==> flow/design.v <==
`timescale 1ns / 1ps
module BlockA(
	input a,
	input b,
	input c_in,
	output s,
	output g,
	output p
	);
assign s = a ^ b ^ c_in;
assign g = a & b;
assign p = a | b;
endmodule
module BlockB(
	input c_in,
	input G_ij,
	input G_jk,
	input P_ij,
	input P_jk,
	output c_pass,
	output c_out,
	output G_out,
	output P_out
	);
assign G_out = G_jk | (P_jk & G_ij);
assign P_out = P_jk & P_ij;
assign c_pass = c_in;
assign c_out = G_ij | (P_ij & c_in);
endmodule
`timescale 1ns / 1ps
module EightBitAdder(
    input [7:0] a,
    input [7:0] b,
	 input carry_in,
    output [7:0] s,
    output carry_out
    );
		wire c [0:14];
		wire g [0:14];
		wire p [0:14];
		assign c[14] = carry_in;
		assign carry_out = g[14]|(p[14]&carry_in);
		generate
		genvar i;
			for(i = 0; i<8; i = i+1)
			begin: Block_Generator
				BlockA A(
					.a(a[i]),
					.b(b[i]),
					.s(s[i]),
					.g(g[i]),
					.p(p[i]),
					.c_in(c[i])
					);
				if	(i < 7)
					BlockB B(
						.c_in(c[i+8]),
						.c_pass(c[2*i]),
						.c_out(c[2*i+1]),
						.G_ij(g[2*i]),
						.G_jk(g[2*i+1]),
						.G_out(g[i+8]),
						.P_ij(p[2*i]),
						.P_jk(p[2*i+1]),
						.P_out(p[i+8])
						);
			end
		endgenerate
endmodule
`timescale 1ns / 1ps
module AddSubCLA129Bits(
		input [128:0] a,
		input [128:0] b,
		input add_sub,
		output [128:0] s,
		output carry_out
		);
		wire c [0:254];
		wire g [0:254];
		wire p [0:254];
		wire b_add_sub [128:0];
		wire [1:0] g_con, p_con;
		wire c_con;
		assign carry_out = (g_con[1]|(p_con[1]&add_sub))^add_sub;
		generate
		genvar i;
			for(i = 0; i<129; i = i+1)
			begin: Block_Generator
				if (i < 128)
					BlockA A(
						.a(a[i]),
						.b(b_add_sub[i]),
						.s(s[i]),
						.g(g[i]),
						.p(p[i]),
						.c_in(c[i])
						);
				if	(i < 127)
					BlockB B(
						.c_in(c[i+128]),
						.c_pass(c[2*i]),
						.c_out(c[2*i+1]),
						.G_ij(g[2*i]),
						.G_jk(g[2*i+1]),
						.G_out(g[i+128]),
						.P_ij(p[2*i]),
						.P_jk(p[2*i+1]),
						.P_out(p[i+128])
						);
				assign b_add_sub[i] = b[i]^add_sub;
			end
		endgenerate
		BlockA LastBit_A(
			.a(a[128]),
			.b(b_add_sub[128]),
			.s(s[128]),
			.g(g_con[0]),
			.p(p_con[0]),
			.c_in(c_con)
			);
		BlockB B_08(
			.c_in(add_sub),
			.c_pass(c[254]),
			.c_out(c_con),
			.G_ij(g[254]),
			.G_jk(g_con[0]),
			.G_out(g_con[1]),
			.P_ij(p[254]),
			.P_jk(p_con[0]),
			.P_out(p_con[1])
			);
endmodule
`timescale 1ns / 1ps
module SequentialNonrestoringDivider128Bit(
    input [127:0] dividend_q,
    input [127:0] divisor_m,
    input clk,
	 input reset_n,
    output [127:0] quotient,
	 output [127:0] remainder,
	 output done
    );
	parameter [2:0] 	START = 3'b000,
							SHIFT = 3'b001,
							ACCUM = 3'b010,
							FIX_REMAINDER = 3'b011,
							DONE = 3'b100;
	reg [2:0] state;
	reg [7:0] count;
	reg [127:0] q_shift;
	reg [129:0] a_shift;
	reg add_sub_control;
	wire [129:0] add_sub_out;
	wire [7:0] count_plusone;
	EightBitAdder count_inc (
		.a(count),
		.b(8'b0),
		.carry_in(1'b1),
		.s(count_plusone),
		.carry_out()
		);
	wire add_sub_carry;
	AddSubCLA129Bits add_sub (
		.a(a_shift[128:0]), 
		.b({1'b0, divisor_m}), 
		.add_sub(add_sub_control), 
		.s(add_sub_out[128:0]), 
		.carry_out(add_sub_carry)
		);
	assign add_sub_out[129] = a_shift[129] ^ add_sub_carry;
	always @(posedge clk or negedge reset_n)
	begin
		if (!reset_n) 
			state <= START;
		else
		begin
			case (state)
				START: 			begin
									q_shift <= dividend_q;
									a_shift <= 130'h0;
									add_sub_control <= 1;
									count <= 8'h00;
									state <= SHIFT;
									end
				SHIFT: 			begin
									count <= count + 1;
									{a_shift, q_shift} <= {a_shift[128:0], q_shift, 1'b0};
									state <= ACCUM;
									end
				ACCUM:			begin
									a_shift <= add_sub_out[129:0];
									if (add_sub_out[129])
										begin
										add_sub_control <= 0;
										q_shift[0] <= 0;
										end
									else
										begin
										add_sub_control <= 1;
										q_shift[0] <= 1;
										end
									state <= (count == 8'b10000000)? FIX_REMAINDER : SHIFT;
									end
				FIX_REMAINDER:	begin
									if (a_shift[129])
										begin
										add_sub_control <= 0;
										a_shift <= add_sub_out[129:0];
										state <= FIX_REMAINDER;
										end
									else
										begin
										state <= DONE;
										end
									end
				DONE:				begin
									state <= DONE;
									end
			endcase
		end
	end
	assign done = state[2];
	assign quotient = q_shift;
	assign remainder = a_shift[127:0];
endmodule
==> Tool chain data of SequentialNonrestoringDivider128Bit <==
The steps from the RTL of SequentialNonrestoringDivider128Bit to its reports follow in flow order.
Line numbers count from 1 in the design file above.
Cell names lack the library's common part.
{ "design": {"top": "SequentialNonrestoringDivider128Bit", "clock": "clk", "lib": "sky130hd", "lib_corner": "tt_025C_1v80"} }

==> Word-level counts <==
Counts by Yosys on the flattened word-level netlist (proc, flatten, opt, wreduce). Print and check cells are left out. Cells with the same type and inputs are merged into one.
{ "word_totals": {"elab_cells": 1324, "reg_bits": 270, "output_inout_bits": 257, "in_bits": 258} }
{ "classes": {"equal": 6, "muxes": 11, "add_sub_neg": 1, "reduce_logical": 11, "logic": 1288} }
{ "op_table": {"columns": ["cell", "n"], "rows": [
  ["130-bit parallel mux with 4-bit select", 1],
  ["1-bit AND", 514],
  ["1-bit XOR", 388],
  ["1-bit bitwise OR", 386],
  ["127-bit parallel mux with 2-bit select", 1],
  ["130-bit two-way mux", 1],
  ["8-bit parallel mux with 2-bit select", 1],
  ["3-bit parallel mux with 5-bit select", 1],
  ["8-bit by 1-bit adder with 8-bit output with constant B", 1],
  ["8-bit equality test with constant B", 1],
  ["2-bit AND reduction", 3],
  ["3-bit by 2-bit equality test with 1-bit output with constant B", 2],
  ["3-bit AND reduction", 2],
  ["3-bit nonzero test", 2],
  ["1-bit parallel mux with 3-bit select", 2],
  ["5-bit nonzero test", 1],
  ["4-bit nonzero test", 1],
  ["3-bit by 1-bit equality test with 1-bit output with constant B", 1],
  ["3-bit equality test with constant B", 1],
  ["3-bit zero test", 1],
  ["3-bit two-way mux", 1],
  ["2-bit != test with constant B", 1],
  ["2-bit nonzero test", 1],
  ["2-bit two-way mux", 1],
  ["1-bit two-way mux", 2]
]} }

==> Longest topological paths <==
Longest topological path by Yosys (ltp), each cell counted once; first at word level (registers and memories cut), then after technology mapping (sequential cells cut; the memories' decode and read muxes count).
{ "depth": {"ltp_word": 30, "ABC_AREA": 1, "depth_mapped": 30, "ltp_nobuf": 28} }

==> Netlist <==
Yosys stat after the flow's synthesis: flattened, memories mapped to cells. It holds for the ABC_AREA given above (unset counts as 0); a run with the other value may have another netlist.
{ "by_type": {"columns": ["type", "n", "type_area_um2"], "rows": [
  ["edfxtp_1", 267, 8017.69],
  ["ha_1", 261, 3.27E+03],
  ["nand2_1", 535, 2.01E+03],
  ["inv_1", 393, 1.48E+03],
  ["xnor2_1", 153, 1.34E+03],
  ["fa_1", 63, 1261.21],
  ["buf_4", 128, 960.922],
  ["o22ai_1", 93, 581.808],
  ["xor2_1", 43, 376.611],
  ["a21oi_1", 50, 250.24],
  ["nor2_1", 61, 228.97],
  ["nand3_1", 45, 225.216],
  ["o21ai_0", 42, 210.202],
  ["clkbuf_1", 50, 187.68],
  ["a21o_1", 16, 120.115],
  ["nor2_2", 19, 118.864],
  ["o21bai_1", 14, 105.101],
  ["a31oi_1", 15, 93.84]
]} }
Not listed: further types 27, cells in them 98.
{ "mapped": {"cells": 2346, "buffers": 199, "flip_flops": 270, "mapped_area_um2": 21573.2, "seqArea_um2": 8092.8} }

==> Worst setup path after synthesis <==
Source: OpenSTA report_checks on the synthesized netlist (no wires, ideal clock, input and output delay 20% of the period each), path of least setup slack; recovery checks are left aside. Register names are those of the netlist, which keeps one name where synthesis merged equal registers.
{ "synth_path": {"path_kind": "input -> register", "from": "input port reset_n", "to": "register a_shift[0]", "launch_ns": 1.100, "setup_ns": 0.660, "clock_period_ns": 5.5, "in_delay_ns": 1.100, "t_required_ns": 4.840, "setup_slack_ns": -2.599, "arrival_time_ns": 7.439, "driving_pins": 2, "delay_ns": 6.999, "n_path_buf": 0, "period_less_setup_slack_ns": 8.099} }
"delay_ns" = arrival - input delay + setup time.
"driving_pins": output pins that drive a net of the path, with the launching flip-flop's if there is one; two outputs of one cell count as two.
"period_less_setup_slack_ns" = period - worst setup slack (recovery checks aside). The figure is calculated, with input and output delays left at 20% of the set period.
The rows between start and end are the longest chain of elaborated cells between them; the timing report does not say that the signal goes this way. Where chains are equally long, one stands for them.
Each line given opens the expression or statement behind the cell; cells for indexed reads and writes are added by Yosys, which also makes memories of some case tables.
A register here has more assigning lines than the two given.
{ "synth_via": {"path_cell_list": "nand2_1 a21oi_1", "elab_chain_len": 1, "cells_between": 1, "lines_between": 0, "cone_classes": "reduce/logical (1)"} }
{ "synth_rtl": {"columns": ["element", "line", "source"], "rows": [
  ["from (decl)", 138, "input reset_n,"],
  ["3-bit AND reduction", null, null],
  ["to (assign)", 191, "a_shift <= add_sub_out[129:0];"],
  ["to (assign)", 208, "a_shift <= add_sub_out[129:0];"],
  ["to (decl)", 151, "reg [129:0] a_shift;"]
]} }

==> Path in the finished layout <==
From the final timing report of job 1: the path of least setup slack in the routed layout; clock arrival at registers is part of the times.
{ "layout_path": {"path_kind": "register -> register", "from": "register add_sub_control", "to": "register a_shift[63]", "t_required_ns": 8.12, "arrival_time_ns": 5.38, "driving_pins": 20, "setup_slack_ns": 2.74, "clock_period_ns": 7.88, "launch_ns": 0.55, "setup_ns": 0.30, "n_path_buf": 2} }
The rows between start and end are the longest chain of elaborated cells between them; the timing report does not say that the signal goes this way. Where chains are equally long, one stands for them.
A register here has more assigning lines than the two given.
{ "layout_via": {"path_cell_list": "edfxtp_1 buf_4 buf_4 nor2_1 nor2_1 inv_1 ha_1 nor2_1 nand3_1 nor2_1 nand2_1 nor2_2 nor2_1 o21bai_1 a21oi_1 o21bai_1 a21oi_1 fa_1 xor2_1 o22ai_1", "elab_chain_len": 26, "cells_between": 377, "lines_between": 9, "cone_classes": "mux (2); logic (375)"} }
{ "layout_rtl": {"columns": ["element", "line", "source"], "rows": [
  ["from (decl)", 152, "reg add_sub_control;"],
  ["from (assign)", 181, "add_sub_control <= 1;"],
  ["from (assign)", 194, "add_sub_control <= 0;"],
  ["1-bit XOR", 110, "assign b_add_sub[i] = b[i]^add_sub;"],
  ["1-bit bitwise OR", 12, "assign p = a | b;"],
  ["1-bit AND", 25, "assign G_out = G_jk | (P_jk & G_ij);"],
  ["1-bit bitwise OR", 25, null],
  ["1-bit AND", 25, null],
  ["1-bit bitwise OR", 25, null],
  ["1-bit AND", 25, null],
  ["[... 12 more ...]", null, null],
  ["1-bit AND", 28, "assign c_out = G_ij | (P_ij & c_in);"],
  ["1-bit bitwise OR", 28, null],
  ["1-bit AND", 28, null],
  ["1-bit bitwise OR", 28, null],
  ["1-bit XOR", 10, "assign s = a ^ b ^ c_in;"],
  ["130-bit two-way mux", 205, "if (a_shift[129])"],
  ["130-bit parallel mux with 4-bit select", 177, "case (state)"],
  ["to (assign)", 191, "a_shift <= add_sub_out[129:0];"],
  ["to (assign)", 208, "a_shift <= add_sub_out[129:0];"],
  ["to (decl)", 151, "reg [129:0] a_shift;"]
]} }

Measured results for SequentialNonrestoringDivider128Bit: 6 stored runs of the Yosys and OpenROAD flow on sky130hd. The settings differ; the order carries no meaning. The constraints put input and output delay at 20% of the set period each and load the outputs with 0.01 pF.
By "achieved clock period (ns)" is meant the clock period of the run minus its worst setup slack. This is arithmetic on one report: input and output delays are still those of the set period (20% each).
"worst setup path time (ns)" is the time allowed to the run's worst setup path (the clock period less input and output delay, where it has them) less its slack. Clock arrival times count: a late capture clock shortens it, a late launch clock lengthens it.
"finish__power__total": no workload was simulated; the value follows from the tool's default switching activity.

settings of job 1
{
  "ABC_AREA": 1,
  "CELL_PAD_IN_SITES_DETAIL_PLACEMENT": 1,
  "CORE_UTILIZATION": 38,
  "CTS_CLUSTER_DIAMETER": 318,
  "PLACE_DENSITY": 0.76,
  "SETUP_SLACK_MARGIN": 0.42,
  "TNS_END_PERCENT": 40,
  "period_ns": 7.88,
  "CAP_MARGIN": 20,
  "CORE_MARGIN": 2,
  "SLEW_MARGIN": 20
}
report of job 1
yosys chip area after synthesis (um^2): 21573.2
finish__design__die__area: 58692.3
finish__design__instance__area__stdcell: 27719.1
finish__design__instance__utilization: 0.4925
finish__timing__setup__ws: 2.744
finish__timing__setup__tns: 0.000
finish__timing__hold__ws: 0.551
finish__power__total: 4.162e-03
achieved clock period (ns): 5.136
worst setup path time (ns): 5.14
worst setup path kind: register -> register

settings of job 2
{
  "CORE_UTILIZATION": 15,
  "period_ns": 5.26,
  "CAP_MARGIN": 20,
  "CORE_MARGIN": 2,
  "SLEW_MARGIN": 20
}
report of job 2
yosys chip area after synthesis (um^2): 21356.7
finish__design__die__area: 145413.0
finish__design__instance__area__stdcell: 30441.7
finish__design__instance__utilization: 0.2153
finish__timing__setup__ws: 0.226
finish__timing__setup__tns: 0.000
finish__timing__hold__ws: 0.530
finish__power__total: 5.985e-03
achieved clock period (ns): 5.034
worst setup path time (ns): 3.98
worst setup path kind: input -> register

settings of job 3
{
  "CELL_PAD_IN_SITES_DETAIL_PLACEMENT": 1,
  "CORE_UTILIZATION": 40,
  "CTS_CLUSTER_DIAMETER": 37,
  "CTS_CLUSTER_SIZE": 53,
  "MAX_ROUTING_LAYER": "met4",
  "MIN_ROUTING_LAYER": "met2",
  "SETUP_SLACK_MARGIN": -0.28,
  "TNS_END_PERCENT": 70,
  "period_ns": 4.89,
  "CAP_MARGIN": 20,
  "CORE_MARGIN": 2,
  "SLEW_MARGIN": 20
}
report of job 3
yosys chip area after synthesis (um^2): 21356.7
finish__design__die__area: 55255.6
finish__design__instance__area__stdcell: 30406.7
finish__design__instance__utilization: 0.5775
finish__timing__setup__ws: -0.076
finish__timing__setup__tns: -0.412
finish__timing__hold__ws: 0.532
finish__power__total: 8.485e-03
achieved clock period (ns): 4.966
worst setup path time (ns): 4.97
worst setup path kind: register -> register

settings of job 4
{
  "CAP_MARGIN": 0,
  "CELL_PAD_IN_SITES_GLOBAL_PLACEMENT": 0,
  "CORE_MARGIN": 10,
  "CORE_UTILIZATION": 39,
  "GPL_ROUTABILITY_DRIVEN": 0,
  "MIN_ROUTING_LAYER": "met2",
  "PLACE_DENSITY_LB_ADDON": 0.28,
  "SETUP_SLACK_MARGIN": 0.11,
  "TNS_END_PERCENT": 95,
  "period_ns": 4.71,
  "SLEW_MARGIN": 20
}
report of job 4
yosys chip area after synthesis (um^2): 21356.7
finish__design__die__area: 64521.1
finish__design__instance__area__stdcell: 30673.2
finish__design__instance__utilization: 0.5677
finish__timing__setup__ws: 0.081
finish__timing__setup__tns: 0.000
finish__timing__hold__ws: 0.538
finish__power__total: 6.431e-03
achieved clock period (ns): 4.629
worst setup path time (ns): 4.63
worst setup path kind: register -> register

settings of job 5
{
  "CELL_PAD_IN_SITES_DETAIL_PLACEMENT": 1,
  "CORE_UTILIZATION": 23,
  "MAX_ROUTING_LAYER": "met4",
  "SLEW_MARGIN": 25,
  "period_ns": 5.5,
  "CAP_MARGIN": 20,
  "CORE_MARGIN": 2
}
report of job 5
yosys chip area after synthesis (um^2): 21356.7
finish__design__die__area: 95308.0
finish__design__instance__area__stdcell: 29253.1
finish__design__instance__utilization: 0.3187
finish__timing__setup__ws: 0.304
finish__timing__setup__tns: 0.000
finish__timing__hold__ws: 0.540
finish__power__total: 5.521e-03
achieved clock period (ns): 5.196
worst setup path time (ns): 4.10
worst setup path kind: input -> register

settings of job 6
{
  "CELL_PAD_IN_SITES_DETAIL_PLACEMENT": 1,
  "CELL_PAD_IN_SITES_GLOBAL_PLACEMENT": 3,
  "CORE_MARGIN": 9,
  "CORE_UTILIZATION": 40,
  "CTS_CLUSTER_DIAMETER": 37,
  "CTS_CLUSTER_SIZE": 53,
  "GPL_TIMING_DRIVEN": 0,
  "MAX_ROUTING_LAYER": "met4",
  "MIN_ROUTING_LAYER": "met1",
  "SETUP_SLACK_MARGIN": 0.77,
  "TNS_END_PERCENT": 70,
  "period_ns": 4.89,
  "CAP_MARGIN": 20,
  "SLEW_MARGIN": 20
}
report of job 6: did not finish, place, GPL-0301
